==> flow/design.v <==
module oppo (
    input [31:0] in,
    input        cin,
    output [31:0] in_abs
);
    assign in_abs = ({32{cin}} ^ in) + $unsigned(cin);
endmodule
module lzd_4 (
    input [3:0] in,
    output [1:0] out,
    output       zero
);
    assign zero = ~(|in); 
    assign out[0] = (in[2] | ~in[1]) & ~in[3];
    assign out[1] = ~(in[3] | in[2]);
endmodule
module lzd_16 (
    input [15:0] in,
    output [3:0] out,
    output       zero
);
    wire [3:0] z;
    wire [1:0] out_2 [3:0];
    lzd_4 lzd_4_0(in[15:12], out_2[0], z[0]);
    lzd_4 lzd_4_1(in[11: 8], out_2[1], z[1]);
    lzd_4 lzd_4_2(in[ 7: 4], out_2[2], z[2]);
    lzd_4 lzd_4_3(in[ 3: 0], out_2[3], z[3]);
    assign out[2] = z[0] & (~z[1] | z[2] & ~z[3]);
    assign out[3] = z[0] & z[1] & (~z[2] | ~z[3]);
    assign out[1:0] = {2{~out[3] & ~out[2]}} & out_2[0]
                    | {2{~out[3] &  out[2]}} & out_2[1]
                    | {2{ out[3] & ~out[2]}} & out_2[2]
                    | {2{ out[3] &  out[2]}} & out_2[3];
    assign zero = &z;
endmodule
module lzd_32 (
    input [31:0] in,
    output [4:0] out,
    output       zero
);
    wire [1:0] z;
    wire [3:0] out_3_0 [1:0];
    lzd_16 lzd_16_0(in[31:16], out_3_0[0], z[0]);
    lzd_16 lzd_16_1(in[15: 0], out_3_0[1], z[1]);
    assign out[4] = z[0];
    assign out[3:0] = {4{~z[0]}} & out_3_0[0] |
                      {4{ z[0]}} & out_3_0[1];
    assign zero = z[0] & z[1];
endmodule
module divider (
    input div_clk,
    input resetn,
    input div,
    input div_signed,
    input [31:0] x,
    input [31:0] y,
    output [31:0] s,
    output [31:0] r,
    output complete
);
    (*MAX_FANOUT = 50*) reg [64:0] rem;
    reg [31:0] quot;
    reg [31:0] quotM;
    reg [32:0] divisor;
    reg [ 5:0] cout;
    (*MAX_FANOUT = 50*) reg [ 4:0] current_state;
    reg [ 4:0] next_state;
    reg [31:0] x_abs_reg;
    reg [31:0] y_abs_reg;
    wire [31:0] s_abs;
    wire [31:0] r_abs;
    wire s_sign;
    wire r_sign;
    wire [31:0] x_abs;
    wire [31:0] y_abs;
    oppo oppo1(x, x[31] & div_signed, x_abs);
    oppo oppo2(y, y[31] & div_signed, y_abs);
    assign s_sign = x[31] ^ y[31];
    assign r_sign = x[31];
    always @(posedge div_clk) begin
        if (~resetn) begin
            x_abs_reg <= 0;
            y_abs_reg <= 0;
        end
        else if (current_state[0] & div)
            x_abs_reg <= x_abs;
            y_abs_reg <= y_abs;
    end
    wire [31:0] lzd_in;
    wire [ 4:0] lzd_out;
    wire [ 5:0] shft_amt;
    wire long_shft;
    wire short_shft;
    wire [ 5:0] lzd_shamt;
    wire [ 5:0] min_shamt;
    wire quot_one;
    wire [32:0] result;  
    wire zero;
    wire [64:0] shft_src;
    wire [64:0] shft_out;
    wire [32:0] add_A;
    wire [32:0] add_B;
    wire cin;
    wire [32:0] add_out;
    wire final_shift;
    reg  [5:0] first_shft;
    always @(posedge div_clk) begin
        if (~resetn)
            first_shft <= 6'b0;
        else if (current_state[1])
            first_shft <= shft_amt;
    end
    assign final_shift = cout <= lzd_shamt;
    assign shft_src = (current_state[1]) ? {33'b0, x_abs_reg}
                                         : rem;
    assign shft_out = shft_src << shft_amt;
    assign long_shft = ~(rem[64] ^ rem[63]);
    assign short_shft = rem[64] ^ rem[63];
    assign quot_one = shft_out[64] ^ shft_out[63];
    assign lzd_shamt = {zero, {5{~zero}} & lzd_out};
    assign min_shamt  = (~final_shift) ? lzd_shamt : cout;
    assign shft_amt = {6{short_shft}} & 6'b1
                    | {6{long_shft }} & min_shamt;
    assign lzd_in = (current_state[1]) ? y_abs_reg : rem[63:32] ^ {32{rem[64]}};
    assign add_A = shft_out[64:32];
    assign add_B = {33{~rem[64]}} ^ divisor;
    assign cin   = ~rem[64];
    assign add_out = add_A + add_B + $unsigned(cin);
    assign result = (quot_one) ? add_out
                               : shft_out[64:32];
    lzd_32 lzd(lzd_in, lzd_out, zero);
    always @(posedge div_clk) begin
        if (~resetn)
            divisor <= 33'b0;
        else if (current_state[1])
            divisor <= {1'b0, y_abs_reg << lzd_out};
    end
    always @(posedge div_clk) begin
        if (~resetn)
            rem <= 65'b0;
        else if (current_state[1])
            rem <= shft_out;
        else if (current_state[2])
            rem <= {result, rem[30:0], 1'b0};
    end
    wire [31:0] shft_quot = quot << shft_amt[4:0];
    wire [31:0] shft_quotM = ~(~quotM << shft_amt[4:0]);
    always @(posedge div_clk) begin
        if (~resetn | current_state[0]) begin
            quot  <= 32'b0;
            quotM <= 32'b0;
        end
        else if (current_state[2]) begin
            if (~shft_out[64] | shft_out[64] & shft_out[63]) 
                quot <= {shft_quot[31:1], ~shft_out[64] & shft_out[63]};
            else 
                quot <= {shft_quotM[31:1], 1'b1};
            if (~shft_out[64] & shft_out[63])
                quotM <= {shft_quot[31:1], 1'b0};
            else
                quotM <= {shft_quotM[31:1], ~(shft_out[64] & ~shft_out[63])};
        end
    end
    always @(posedge div_clk) begin
        if (~resetn | current_state[0])
            cout <= 6'b100000;
        else if (current_state[2])
            cout <= cout - shft_amt;
    end
    localparam IDLE = 5'b00001,
               INIT = 5'b00010,
               QUOT = 5'b00100,
               FIX  = 5'b01000,
               DONE = 5'b10000;
    always @(posedge div_clk) begin
        if (~resetn)
            current_state <= IDLE;
        else
            current_state <= next_state;
    end
    always @(*) begin
        case (current_state)
            IDLE: begin
                if (~resetn) 
                    next_state = IDLE;
                else if (div)
                    next_state = INIT;
                else
                    next_state = IDLE;
            end
            INIT: next_state = QUOT;
            QUOT: begin
                if (final_shift)
                    next_state = FIX;
                else 
                    next_state = QUOT;
            end
            FIX  :next_state = DONE;
            DONE: next_state = IDLE;
            default: next_state = IDLE;
        endcase
    end
    reg [31:0] s_abs_reg;
    reg [31:0] r_abs_reg;
    assign s_abs = (rem[64]) ? quotM : quot;
    assign r_abs = ((rem[64]) ? rem[63:32] + divisor[31:0] : rem[63:32]) >> first_shft;
    always @(posedge div_clk) begin
        if (~resetn) begin
            s_abs_reg <= 0;
            r_abs_reg <= 0;
        end
        else if (current_state[3])
            s_abs_reg <= s_abs;
            r_abs_reg <= r_abs;
    end
    oppo oppo3(s_abs_reg, s_sign & div_signed, s);
    oppo oppo4(r_abs_reg, r_sign & div_signed, r);
    assign complete = current_state[4];
endmodule
# Tool chain data of divider
# The steps from the RTL of divider to its reports follow in flow order.
# Line numbers count from 1 in the design file above.
# Operators carry their Yosys type and port widths (W data, S select, Z words).
# A cell with - has no value.
# design
design	divider
clock	div_clk
cell_library	sky130hd
pvt_corner	tt_025C_1v80

# Word level
# Source: Yosys, flattened and elaborated, memories not mapped. Widths are those after wreduce. Registers that Yosys merges into a memory's read port (data or address) are not register bits. Print and check cells do not count. Equal cells are merged and count once.
# bits
reg_bits	306
in_bits	68
out_inout_bits	65
elab_cells	182
# op_classes
reduce_and_logical	11
shifts	5
n_mux	13
n_addsub	8
n_cmp	1
equal	4
n_logic	129
# ops
op	count
$mux W65	3
$xor A32 B32 Y32	5
$mux W32	5
$add A32 B1 Y32	4
$shl A32 B5 Y32	3
$shl A65 B6 Y65	1
$not A32 Y32	2
$not A1 Y1	44
$add A33 B1 Y33	1
$xor A33 B32 Y33	1
$add A33 B33 Y33	1
$mux W33	1
$and A1 B1 Y1	32
$add A32 B32 Y32	1
$shr A32 B6 Y32	1
$reduce_or A4 Y1	8
$or A1 B1 Y1	22
$pmux W5 S4	1
$and A2 B2 Y2	8
$or A2 B2 Y2	6
$and A4 B4 Y4	2
$reduce_and A4 Y1	2
$or A1 B6 Y6	1
$sub A6 B6 Y6	1
$le A6 B6 Y1	1
$and A6 B6 Y6	1
$mux W6	1
$eq A5 B1 Y1 const B	1
# Other operator kinds: 9; their cells: 11.

# Longest topological paths
# Depth = most cells in a row (Yosys ltp): at word level without a register or memory, in the mapped netlist without a sequential cell, where the memories' decode and read muxes count.
# depth
ltp_word	26
abc_area	0
mapped_depth	51
ltp_nobuf	41

# Netlist
# Source: synth_stat.txt of the flow (Yosys; design flattened, memories mapped). It holds for the ABC_AREA given above (unset counts as 0); a run with the other value may have another netlist.
# Totals and module areas in this step are rounded.
# mapped
sequential_area_um2	6130
yosys_area_um2	32200
mapped_cells	4480
buffers	349
flip_flops	306
# by_type
type	count
sky130_fd_sc_hd__dfxtp_1	306
sky130_fd_sc_hd__mux2i_1	501
sky130_fd_sc_hd__nor2_1	560
sky130_fd_sc_hd__xnor2_1	223
sky130_fd_sc_hd__nand2_1	503
sky130_fd_sc_hd__a21oi_1	360
sky130_fd_sc_hd__o21ai_0	256
sky130_fd_sc_hd__a211oi_1	146
sky130_fd_sc_hd__ha_1	83
sky130_fd_sc_hd__clkbuf_1	215
sky130_fd_sc_hd__mux2_2	60
sky130_fd_sc_hd__nand3_1	122
sky130_fd_sc_hd__nor3_1	113
sky130_fd_sc_hd__a31oi_1	63
sky130_fd_sc_hd__xor2_1	45
sky130_fd_sc_hd__nand2b_1	62
sky130_fd_sc_hd__o211ai_1	46
sky130_fd_sc_hd__buf_1	78
# Other cell types: 84; their cells: 738.
# By module: a second synthesis without flattening, with its own total; a netlist apart from the flattened one above.
# hier_totals
hier_cells	4633
hier_area_um2	34100
# Each row is one instance without its submodules.
# modules
module	seq_area_um2	cells	mod_area_um2	n_inst
divider	6130	3681	27300	1
oppo	0.0	218	1570	4
lzd_16	0.0	21	121	2
lzd_4	0.0	4	25.0	8
lzd_32	0.0	6	60.1	1

# Timing after synthesis
# OpenSTA on the mapped netlist: ideal clock, no wires. The path of least setup slack (recovery checks aside). Input and output delay are each 20% of the period. Register names are those of the netlist, which keeps one name where synthesis merged equal registers.
# synth_timing
kind	flip-flop to flip-flop
from	reg rem[58]
to	reg rem[64]
tclk_ns	10.0
setup_ns	0.059
path_buffers	12
t_arrival_ns	10.772
path_delay_ns	10.831
path_stages	49
path_slack_ns	-0.831
synth_period_reached_ns	10.831
# "path_delay_ns" is the arrival time less input delay plus setup time.
# "path_stages": output pins that drive a net of the path, with the launching flip-flop's if there is one; two outputs of one cell count as two.
# "synth_period_reached_ns" = period - worst setup slack (recovery checks aside). The figure is calculated, with input and output delays left at 20% of the set period.
# The rows between start and end are the longest chain of elaborated cells between them; the timing report does not say that the signal goes this way. Where chains are equally long, one stands for them.
# A line is the first line of the expression or statement that the cell stems from. Yosys adds cells for indexed reads and writes and turns some case tables into memories.
# A register here has more assigning lines than the two given.
# synth_via
cell_sequence	sky130_fd_sc_hd__dfxtp_1 -> sky130_fd_sc_hd__buf_2 -> sky130_fd_sc_hd__or4_1 -> sky130_fd_sc_hd__and3_1 -> sky130_fd_sc_hd__or4_1 -> sky130_fd_sc_hd__buf_2 -> sky130_fd_sc_hd__nor3_2 -> sky130_fd_sc_hd__nor2_1 -> sky130_fd_sc_hd__a21oi_1 -> sky130_fd_sc_hd__clkbuf_1 -> sky130_fd_sc_hd__clkbuf_1 -> sky130_fd_sc_hd__and2_1 -> sky130_fd_sc_hd__ha_1 -> sky130_fd_sc_hd__nor2b_1 -> sky130_fd_sc_hd__o21bai_1 -> sky130_fd_sc_hd__a31o_2 -> sky130_fd_sc_hd__clkbuf_1 -> sky130_fd_sc_hd__nor3_1 -> (+13 left out) -> sky130_fd_sc_hd__ha_1 -> sky130_fd_sc_hd__a21o_1 -> sky130_fd_sc_hd__a21oi_1 -> sky130_fd_sc_hd__o21bai_1 -> sky130_fd_sc_hd__a211oi_1 -> sky130_fd_sc_hd__nor3_1 -> sky130_fd_sc_hd__o41ai_1 -> sky130_fd_sc_hd__a31oi_1 -> sky130_fd_sc_hd__a41o_1 -> sky130_fd_sc_hd__o41a_1 -> sky130_fd_sc_hd__and3_1 -> sky130_fd_sc_hd__o31ai_1 -> sky130_fd_sc_hd__o211ai_2 -> sky130_fd_sc_hd__a41oi_1 -> sky130_fd_sc_hd__nor3_2 -> sky130_fd_sc_hd__or3_1 -> sky130_fd_sc_hd__a211oi_1 -> sky130_fd_sc_hd__o31a_1
elab_chain_cells	25
cells_between	45
cone_classes	add/sub (2); compare (1); shift (1); mux (6); logic (33); reduce/logical (2)
# synth_lines
item	line_no	text
start, declared	61	(*MAX_FANOUT = 50*) reg [64:0] rem;
start, assigned	142	rem <= shft_out;
start, assigned	144	rem <= {result, rem[30:0], 1'b0};
$xor A32 B32 Y32	124	assign lzd_in = (current_state[1]) ? y_abs_reg : rem[63:32] ^ {32{rem[64]}};
$mux W32	124
$reduce_or A4 Y1	13	assign zero = ~(|in);
$not A1 Y1	13
$and A1 B1 Y1 x2	29	assign out[3] = z[0] & z[1] & (~z[2] | ~z[3]);
$not A1 Y1	30	assign out[1:0] = {2{~out[3] & ~out[2]}} & out_2[0]
$and A1 B1 Y1	30
(+10 left out)	-
$or A1 B6 Y6	122	assign shft_amt = {6{short_shft}} & 6'b1
$shl A65 B6 Y65	116	assign shft_out = shft_src << shft_amt;
$add A33 B33 Y33	128	assign add_out = add_A + add_B + $unsigned(cin);
$add A33 B1 Y33	128
$mux W33	129	assign result = (quot_one) ? add_out
$mux W65	143	else if (current_state[2])
$mux W65	141	else if (current_state[1])
end, assigned	142
end, assigned	144
end, declared	61

# Worst path after layout
# Path of least setup slack in the final report of run 1 (OpenROAD, finished layout, wires in). Where an end is a register, its clock arrival counts in the times.
# layout_timing
kind	flip-flop to flip-flop
from	reg rem[64]
to	reg rem[58]
path_stages	40
path_slack_ns	0.30
setup_ns	0.06
tclk_ns	9.99
path_buffers	6
t_arrival_ns	10.20
# The rows between start and end are the longest chain of elaborated cells between them; the timing report does not say that the signal goes this way. Where chains are equally long, one stands for them.
# A register here has more assigning lines than the two given.
# layout_via
cell_sequence	sky130_fd_sc_hd__dfxtp_4 -> sky130_fd_sc_hd__or4_1 -> sky130_fd_sc_hd__and3_1 -> sky130_fd_sc_hd__or4_4 -> sky130_fd_sc_hd__buf_4 -> sky130_fd_sc_hd__nor2_1 -> sky130_fd_sc_hd__inv_1 -> sky130_fd_sc_hd__ha_1 -> sky130_fd_sc_hd__and3_1 -> sky130_fd_sc_hd__o21ai_0 -> sky130_fd_sc_hd__a31oi_2 -> sky130_fd_sc_hd__buf_4 -> sky130_fd_sc_hd__o221a_2 -> sky130_fd_sc_hd__a21boi_4 -> sky130_fd_sc_hd__nor2_4 -> sky130_fd_sc_hd__buf_16 -> sky130_fd_sc_hd__mux2i_1 -> sky130_fd_sc_hd__nor2_1 -> (+4 left out) -> sky130_fd_sc_hd__o22ai_1 -> sky130_fd_sc_hd__buf_4 -> sky130_fd_sc_hd__ha_1 -> sky130_fd_sc_hd__nand4_1 -> sky130_fd_sc_hd__nor3_1 -> sky130_fd_sc_hd__o41ai_2 -> sky130_fd_sc_hd__a31oi_1 -> sky130_fd_sc_hd__a41o_1 -> sky130_fd_sc_hd__o41a_1 -> sky130_fd_sc_hd__and3_1 -> sky130_fd_sc_hd__o31ai_1 -> sky130_fd_sc_hd__o211ai_2 -> sky130_fd_sc_hd__buf_4 -> sky130_fd_sc_hd__xnor2_1 -> sky130_fd_sc_hd__nor2_1 -> sky130_fd_sc_hd__xnor2_1 -> sky130_fd_sc_hd__a211oi_1 -> sky130_fd_sc_hd__buf_4
elab_chain_cells	26
cells_between	129
cone_classes	add/sub (2); compare (1); shift (1); mux (6); logic (109); reduce/logical (10)
# layout_lines
item	line_no	text
start, declared	61	(*MAX_FANOUT = 50*) reg [64:0] rem;
start, assigned	142	rem <= shft_out;
start, assigned	144	rem <= {result, rem[30:0], 1'b0};
$xor A32 B32 Y32	124	assign lzd_in = (current_state[1]) ? y_abs_reg : rem[63:32] ^ {32{rem[64]}};
$mux W32	124
$reduce_or A4 Y1	13	assign zero = ~(|in);
$not A1 Y1	13
$and A1 B1 Y1	28	assign out[2] = z[0] & (~z[1] | z[2] & ~z[3]);
$or A1 B1 Y1	28
$and A1 B1 Y1	28
(+12 left out)	-
$or A1 B6 Y6	122	assign shft_amt = {6{short_shft}} & 6'b1
$shl A65 B6 Y65	116	assign shft_out = shft_src << shft_amt;
$add A33 B33 Y33	128	assign add_out = add_A + add_B + $unsigned(cin);
$add A33 B1 Y33	128
$mux W33	129	assign result = (quot_one) ? add_out
$mux W65	143	else if (current_state[2])
$mux W65	141	else if (current_state[1])
end, assigned	142
end, assigned	144
end, declared	61

# Record of 6 stored runs of the RTL-to-layout flow on divider, platform sky130hd. The runs are unordered. Constraints: input delay and output delay 20% of the set period each, output load 0.01 pF.
# By "worst_path_allowed_less_slack_ns" is meant the share of the clock period that the worst setup path is allowed (20% is reserved at inputs, 20% at outputs), minus its slack. Clock arrival times at its registers enter into it.
# "final_power_uw" rests on the timing tool's default activity at the inputs, not on a simulated workload.
# The measured numbers are rounded.
# Among the settings, -- means not set for that run.
# Results: -- = not shown.
run name	CORE_UTILIZATION	period_ns	CAP_MARGIN	CORE_MARGIN	SLEW_MARGIN	ABC_AREA	CELL_PAD_IN_SITES_DETAIL_PLACEMENT	CORE_ASPECT_RATIO	CTS_CLUSTER_DIAMETER	CTS_CLUSTER_SIZE	GPL_ROUTABILITY_DRIVEN	GPL_TIMING_DRIVEN	HOLD_SLACK_MARGIN	MIN_ROUTING_LAYER	TNS_END_PERCENT	CELL_PAD_IN_SITES_GLOBAL_PLACEMENT	PLACE_DENSITY_LB_ADDON	MAX_ROUTING_LAYER	setup_tns_ns	final_power_uw	die_um2	worst_path_allowed_less_slack_ns	worstPathKind	layout_stdcell_area_um2	final_util_pct	ys_area_um2	worst_setup_slack_ns
run 1	54	9.99	20	2	20	--	--	--	--	--	--	--	--	--	--	--	--	--	0.000	15100	61600	9.69	flip-flop to flip-flop	36000	61.0	32200	0.300
run 2	20	10.0	25	2	10	0	2	0.6	344	92	1	0	0.25	met2	25	--	--	--	--	--	--	--	--	--	--	--	--
run 3	27	14.5	20	2	20	--	--	0.81	--	58	1	--	--	met1	25	1	0.14	--	0.000	10500	122000	12.54	flip-flop to flip-flop	36300	30.9	32200	1.96
run 4	40	11.8	30	2	25	--	2	--	90	12	--	--	--	met1	--	--	--	met4	-2.36	14200	82700	12.45	flip-flop to flip-flop	35700	44.7	32200	-0.649
run 5	40	10.0	20	2	20	1	2	1.01	123	74	--	0	--	met2	--	--	--	--	--	--	--	--	--	--	--	--	--
run 6	40	10.0	25	2	0	0	2	0.6	344	74	0	0	--	met2	25	--	--	--	--	--	--	--	--	--	--	--	--
# Run 2: incomplete, routing halted on GRT-0116
# Run 5: incomplete, placement halted on DPL-0033
# Run 6: incomplete, routing halted on GRT-0116
